==> flow/design.v <==
module pwmblink(
    input  logic clk,
    input  logic rst,
    output logic RGB_R,
    output logic RGB_B,
    output logic RGB_G
);
    parameter CLKMAX = 12000000;  
    logic [31:0] counter;
    logic [8:0] x;  
    logic [7:0] sharktooth;  
    logic [7:0] red;
    logic [7:0] green;
    logic [7:0] blue;
    always_ff @(posedge clk) begin
        if (rst) begin
            counter <= 0;
            x <= 0;
            sharktooth <= 0;
        end else begin
        if (counter >= CLKMAX/360) begin
            counter <= 0;
            if (x >= 359) begin
                x <= 0;
            end
            else begin
                x <= x + 1;
            end
            end
        else begin
            counter <= counter + 1;
        end
        sharktooth <= sharktooth + 1;
        end
    end
    always_comb begin
        if(x < 60) begin
            green = 255*x/60;
            blue = 0;
            red  = 255;
        end else if (x < 120) begin
            green = 255;
            blue = 0;
            red  = 255 - 255*(x-60)/60;
        end else if (x < 180) begin
            green = 255;
            blue = 255*(x-120)/60;
            red  = 0;
        end else if (x < 240) begin
            green = 255 - 255*(x-180)/60;
            blue = 255;
            red  = 0;
        end else if (x < 300) begin
            green = 0;
            blue = 255;
            red  = 255*(x-240)/60;
        end else begin
            green = 0;
            blue = 255 - 255*(x-300)/60;
            red  = 255;
        end
    end
    assign {RGB_R, RGB_G, RGB_B} = {sharktooth < red, sharktooth < green, sharktooth < blue};
endmodule
# From RTL to reports: pwmblink
# The steps from the RTL of pwmblink to its reports follow in flow order.
# Line numbers count from 1 in the design file above.
# Operators carry their Yosys type and port widths (W data, S select, Z words).
# Cell names lack the library's common part.
# Not given: -
[design]
top_module = "pwmblink"
clock_port = "clk"
library = "sky130hd"
pvt_corner = "tt_025C_1v80"

# Elaborated design
# Source: Yosys, flattened and elaborated, memories not mapped. Widths are those after wreduce. Registers that Yosys merges into a memory's read port (data or address) are not register bits. Print and check cells do not count. Equal cells are merged and count once.
[bits]
regBits = 49
latchBits = 0
mem_bits_rw = 0
mem_bits_ro = 0
clocked_rd_ports_x_width = 0
memories = 0
inputBits = 2
output_inout_bits = 3
word_cells = 52
[classes]
add_sub_neg = 11
n_mul = 6
n_div = 6
n_cmp = 10
equal = 0
n_shift = 0
n_mux = 15
bitwise = 0
n_reduce_logical = 1
[op_table]
columns = ["op", "n"]
rows = [
  ["$div A32 B6 Y32 const B", 6],
  ["$mul A9 B10 Y19 const A", 5],
  ["$mul A8 B9 Y17 const A", 1],
  ["$mux W8", 14],
  ["$add A32 B1 Y32 const B", 1],
  ["$ge A32 B16 Y1 const B", 1],
  ["$sub A8 B8 Y8 const A", 3],
  ["$lt A8 B8 Y1", 3],
  ["$sub A9 B8 Y10 const B", 2],
  ["$lt A9 B8 Y1 const B", 2],
  ["$sub A9 B6 Y10 const B", 1],
  ["$sub A9 B7 Y10 const B", 1],
  ["$sub A9 B9 Y10 const B", 1],
  ["$add A9 B1 Y9 const B", 1],
  ["$lt A9 B6 Y1 const B", 1],
  ["$lt A9 B7 Y1 const B", 1],
  ["$ge A9 B9 Y1 const B", 1],
  ["$lt A9 B9 Y1 const B", 1],
  ["$mux W9", 1],
  ["$add A8 B1 Y8 const B", 1],
  ["$reduce_or A2 Y1", 1],
]

# Depth
# Longest topological path by Yosys (ltp), each cell counted once; first at word level (registers and memories cut), then after technology mapping (sequential cells cut; the memories' decode and read muxes count).
[logic_depth]
depth_word = 10
ABC_AREA = 0
mapped_depth = 56
ltp_nobuf = 47

# After synthesis
# Yosys stat after the flow's synthesis: flattened, memories mapped to cells. It holds for the ABC_AREA given above (unset counts as 0); a run with the other value may have another netlist.
[by_type]
columns = ["cell_type", "n", "type_area_um2"]
rows = [
  ["fa_1", 226, 4.52E+03],
  ["ha_1", 237, 2.97E+03],
  ["inv_1", 428, 1.61E+03],
  ["dfxtp_1", 49, 980.941],
  ["xnor2_1", 92, 805.773],
  ["a21oi_1", 144, 720.691],
  ["nor2_1", 138, 517.997],
  ["xor2_1", 54, 472.954],
  ["nand2_1", 125, 469.2],
  ["o21ai_0", 93, 465.446],
  ["a211oi_1", 43, 322.81],
  ["o211ai_1", 40, 300.288],
  ["nand3_1", 55, 275.264],
  ["a21o_1", 36, 270.259],
  ["mux2i_1", 20, 200.192],
  ["nor3_1", 34, 170.163],
  ["clkbuf_1", 45, 168.912],
  ["a31oi_1", 23, 143.888],
]
# Not listed: further types 88, cells in them 376.
[synth_totals]
cell_count = 2258
mapped_area_um2 = 18430.2
seq_area_um2 = 980.9
ffs = 49
n_buf = 66

# Timing after synthesis
# Source: OpenSTA report_checks on the synthesized netlist (no wires, ideal clock, input and output delay 20% of the period each), path of least setup slack; recovery checks are left aside. Register names are those of the netlist, which keeps one name where synthesis merged equal registers.
[synth_path]
path_kind = "reg-to-output"
startpoint = "reg x[4]"
endpoint = "out RGB_R"
period_ns = 40.0
out_delay_ns = 8.000
launch_ns = 0.000
t_arrival_ns = 13.382
required_ns = 32.000
slack_ns = 18.618
path_delay_ns = 13.382
path_stages = 52
n_path_buf = 6
period_less_setup_slack_ns = 21.382
# "path_delay_ns" = arrival - input delay + setup time.
# At an output port there is no setup time.
# "path_stages" counts driving pins, that of a launching flip-flop among them; a cell with two outputs on the path counts twice.
# "period_less_setup_slack_ns" is the clock period less the worst setup slack; recovery checks do not enter. This is arithmetic on one report: input and output delays are still those of the set period (20% each).
# Between the ends stands the longest chain of elaborated cells between them, by number of cells; it is not shown to be the way that was timed. Of several equally long chains one is given.
# A line is the first line of the expression or statement that the cell stems from. Yosys adds cells for indexed reads and writes and turns some case tables into memories.
# At most two assigning lines are given for a register; there are more.
[synth_between]
cell_sequence = "dfxtp_1 > buf_1 > inv_1 > ha_1 > and2_1 > o211ai_4 > clkbuf_1 > and2_1 > clkbuf_1 > inv_1 > fa_1 > inv_1 > fa_1 > inv_1 > fa_1 > inv_1 > fa_1 > ha_1 > [... 16 more ...] > xnor2_1 > a21boi_1 > o2111a_1 > buf_4 > o211ai_1 > a22o_1 > a211oi_4 > nor2b_1 > a2bb2o_4 > or3_1 > buf_2 > o221a_1 > ha_1 > a21o_1 > a21oi_1 > nand2_1 > o31a_1 > a21oi_1"
elab_chain_cells = 9
cone_cells = 18
cone_lines = 8
classes_between = "add/sub: 3; mul: 2; div: 2; compare: 6; mux: 5"
[synth_rtl]
columns = ["element", "line", "text"]
rows = [
  ["start: declaration", 10, "logic [8:0] x;"],
  ["start: assignment", 18, "x <= 0;"],
  ["start: assignment", 27, "x <= x + 1;"],
  ["$sub A9 B8 Y10", 56, "red  = 255*(x-240)/60;"],
  ["$mul A9 B10 Y19", 56, ""],
  ["$div A32 B6 Y32", 56, ""],
  ["$mux W8", 53, "end else if (x < 300) begin"],
  ["$mux W8", 49, "end else if (x < 240) begin"],
  ["$mux W8", 45, "end else if (x < 180) begin"],
  ["$mux W8", 41, "end else if (x < 120) begin"],
  ["$mux W8", 37, "if(x < 60) begin"],
  ["$lt A8 B8 Y1", 63, "assign {RGB_R, RGB_G, RGB_B} = {sharktooth < red, sharktooth < green, sharktooth < blue};"],
  ["end: declaration", 4, "output logic RGB_R,"],
]

# Timing after layout
# Path of least setup slack in the final report of flow run A (OpenROAD, finished layout, wires in). Where an end is a register, its clock arrival counts in the times.
[layout_path]
path_kind = "reg-to-output"
startpoint = "reg x[2]"
endpoint = "out RGB_R"
period_ns = 24.2
out_delay_ns = 4.84
launch_ns = 0.30
t_arrival_ns = 14.42
required_ns = 19.36
slack_ns = 4.94
path_stages = 46
n_path_buf = 2
# Between the ends stands the longest chain of elaborated cells between them, by number of cells; it is not shown to be the way that was timed. Of several equally long chains one is given.
# At most two assigning lines are given for a register; there are more.
[layout_between]
cell_sequence = "dfxtp_1 > buf_4 > inv_1 > ha_1 > xnor2_1 > inv_1 > fa_1 > fa_1 > inv_1 > fa_1 > inv_1 > fa_1 > inv_1 > ha_1 > o21ai_0 > o21bai_1 > o21ai_0 > a21oi_1 > [... 10 more ...] > a22oi_1 > a32oi_2 > o2111a_1 > or4_1 > o21a_2 > o32a_4 > a22o_1 > nor2b_1 > a2bb2o_4 > or3_1 > o221a_1 > ha_1 > a21o_1 > a21oi_1 > nand3_1 > a31o_2 > a21oi_1 > clkdlybuf4s50_1"
elab_chain_cells = 9
cone_cells = 18
cone_lines = 8
classes_between = "add/sub: 3; mul: 2; div: 2; compare: 6; mux: 5"
[layout_rtl]
columns = ["element", "line", "text"]
rows = [
  ["start: declaration", 10, "logic [8:0] x;"],
  ["start: assignment", 18, "x <= 0;"],
  ["start: assignment", 27, "x <= x + 1;"],
  ["$sub A9 B8 Y10", 56, "red  = 255*(x-240)/60;"],
  ["$mul A9 B10 Y19", 56, ""],
  ["$div A32 B6 Y32", 56, ""],
  ["$mux W8", 53, "end else if (x < 300) begin"],
  ["$mux W8", 49, "end else if (x < 240) begin"],
  ["$mux W8", 45, "end else if (x < 180) begin"],
  ["$mux W8", 41, "end else if (x < 120) begin"],
  ["$mux W8", 37, "if(x < 60) begin"],
  ["$lt A8 B8 Y1", 63, "assign {RGB_R, RGB_G, RGB_B} = {sharktooth < red, sharktooth < green, sharktooth < blue};"],
  ["end: declaration", 4, "output logic RGB_R,"],
]

# Flow measurements of pwmblink on sky130hd: 6 stored runs with different settings, listed in no order. Input and output delays are each 20% of the period that was set; the output load is 0.01 pF.
# "achievedPeriod_ns" = clock period - worst setup slack. The figure is calculated, with input and output delays left at 20% of the set period.
# "fin_power_uw" rests on the timing tool's default activity at the inputs, not on a simulated workload.

[[run]]
name = "flow run A"
[run.settings]
CORE_UTILIZATION = 40
SETUP_SLACK_MARGIN = 4.26
period_ns = 24.2
CAP_MARGIN = 20
CORE_MARGIN = 2
SLEW_MARGIN = 20
[run.results]
synth_chip_area_um2 = 18430.2
holdWs_ns = 0.477
layout_utilization_frac = 0.438
final_setup_tns_ns = 0.000
worstSetupSlack_ns = 4.941
final_stdcell_area_um2 = 19890.3
achievedPeriod_ns = 19.259
fin_power_uw = 934
dieArea_um2 = 47807.8

[[run]]
name = "flow run B"
[run.settings]
ABC_AREA = 0
CELL_PAD_IN_SITES_DETAIL_PLACEMENT = 2
CORE_ASPECT_RATIO = 0.85
CORE_UTILIZATION = 28
GPL_TIMING_DRIVEN = 0
MAX_ROUTING_LAYER = "met4"
MIN_ROUTING_LAYER = "met1"
SETUP_SLACK_MARGIN = 5.0
period_ns = 21.0
CAP_MARGIN = 20
CORE_MARGIN = 2
SLEW_MARGIN = 20
[run.results]
synth_chip_area_um2 = 18430.2
holdWs_ns = 0.608
layout_utilization_frac = 0.368
final_setup_tns_ns = 0.000
worstSetupSlack_ns = 1.803
final_stdcell_area_um2 = 23894.2
achievedPeriod_ns = 19.197
fin_power_uw = 1811
dieArea_um2 = 67897.0

[[run]]
name = "flow run C"
[run.settings]
ABC_AREA = 1
CELL_PAD_IN_SITES_DETAIL_PLACEMENT = 2
CORE_ASPECT_RATIO = 0.85
CORE_UTILIZATION = 25
GPL_TIMING_DRIVEN = 1
MAX_ROUTING_LAYER = "met4"
MIN_ROUTING_LAYER = "met1"
SETUP_SLACK_MARGIN = 5.0
period_ns = 21.0
CAP_MARGIN = 20
CORE_MARGIN = 2
SLEW_MARGIN = 20
[run.results]
outcome = "not finished: routing ended with error GRT-0183"

[[run]]
name = "flow run D"
[run.settings]
CAP_MARGIN = 25
CORE_MARGIN = 9
CTS_CLUSTER_DIAMETER = 98
MIN_ROUTING_LAYER = "met2"
TNS_END_PERCENT = 75
period_ns = 40.0
CORE_UTILIZATION = 40
SLEW_MARGIN = 20
[run.results]
synth_chip_area_um2 = 18430.2
holdWs_ns = 0.479
layout_utilization_frac = 0.425
final_setup_tns_ns = 0.000
worstSetupSlack_ns = 15.223
final_stdcell_area_um2 = 19347.3
achievedPeriod_ns = 24.777
fin_power_uw = 588.4
dieArea_um2 = 54126.0

[[run]]
name = "flow run E"
[run.settings]
CAP_MARGIN = 25
CELL_PAD_IN_SITES_DETAIL_PLACEMENT = 0
CELL_PAD_IN_SITES_GLOBAL_PLACEMENT = 1
CORE_ASPECT_RATIO = 1.01
CORE_MARGIN = 8
CTS_CLUSTER_DIAMETER = 376
CTS_CLUSTER_SIZE = 55
GPL_TIMING_DRIVEN = 1
MAX_ROUTING_LAYER = "met4"
MIN_ROUTING_LAYER = "met1"
PLACE_DENSITY_LB_ADDON = 0.05
SETUP_SLACK_MARGIN = 3.97
TNS_END_PERCENT = 60
period_ns = 36.2
CORE_UTILIZATION = 40
SLEW_MARGIN = 20
[run.results]
synth_chip_area_um2 = 18430.2
holdWs_ns = 0.479
layout_utilization_frac = 0.422
final_setup_tns_ns = 0.000
worstSetupSlack_ns = 12.923
final_stdcell_area_um2 = 19328.5
achievedPeriod_ns = 23.277
fin_power_uw = 632.8
dieArea_um2 = 53199.4

[[run]]
name = "flow run F"
[run.settings]
ABC_AREA = 1
CAP_MARGIN = 0
CORE_UTILIZATION = 28
CTS_CLUSTER_SIZE = 98
MIN_ROUTING_LAYER = "met2"
PLACE_DENSITY = 0.54
SETUP_SLACK_MARGIN = 3.44
SLEW_MARGIN = 35
TNS_END_PERCENT = 45
period_ns = 19.4
CORE_MARGIN = 2
[run.results]
synth_chip_area_um2 = 18412.7
holdWs_ns = 0.476
layout_utilization_frac = 0.329
final_setup_tns_ns = 0.000
worstSetupSlack_ns = 4.038
final_stdcell_area_um2 = 21505.6
achievedPeriod_ns = 15.362
fin_power_uw = 1274
dieArea_um2 = 67826.4
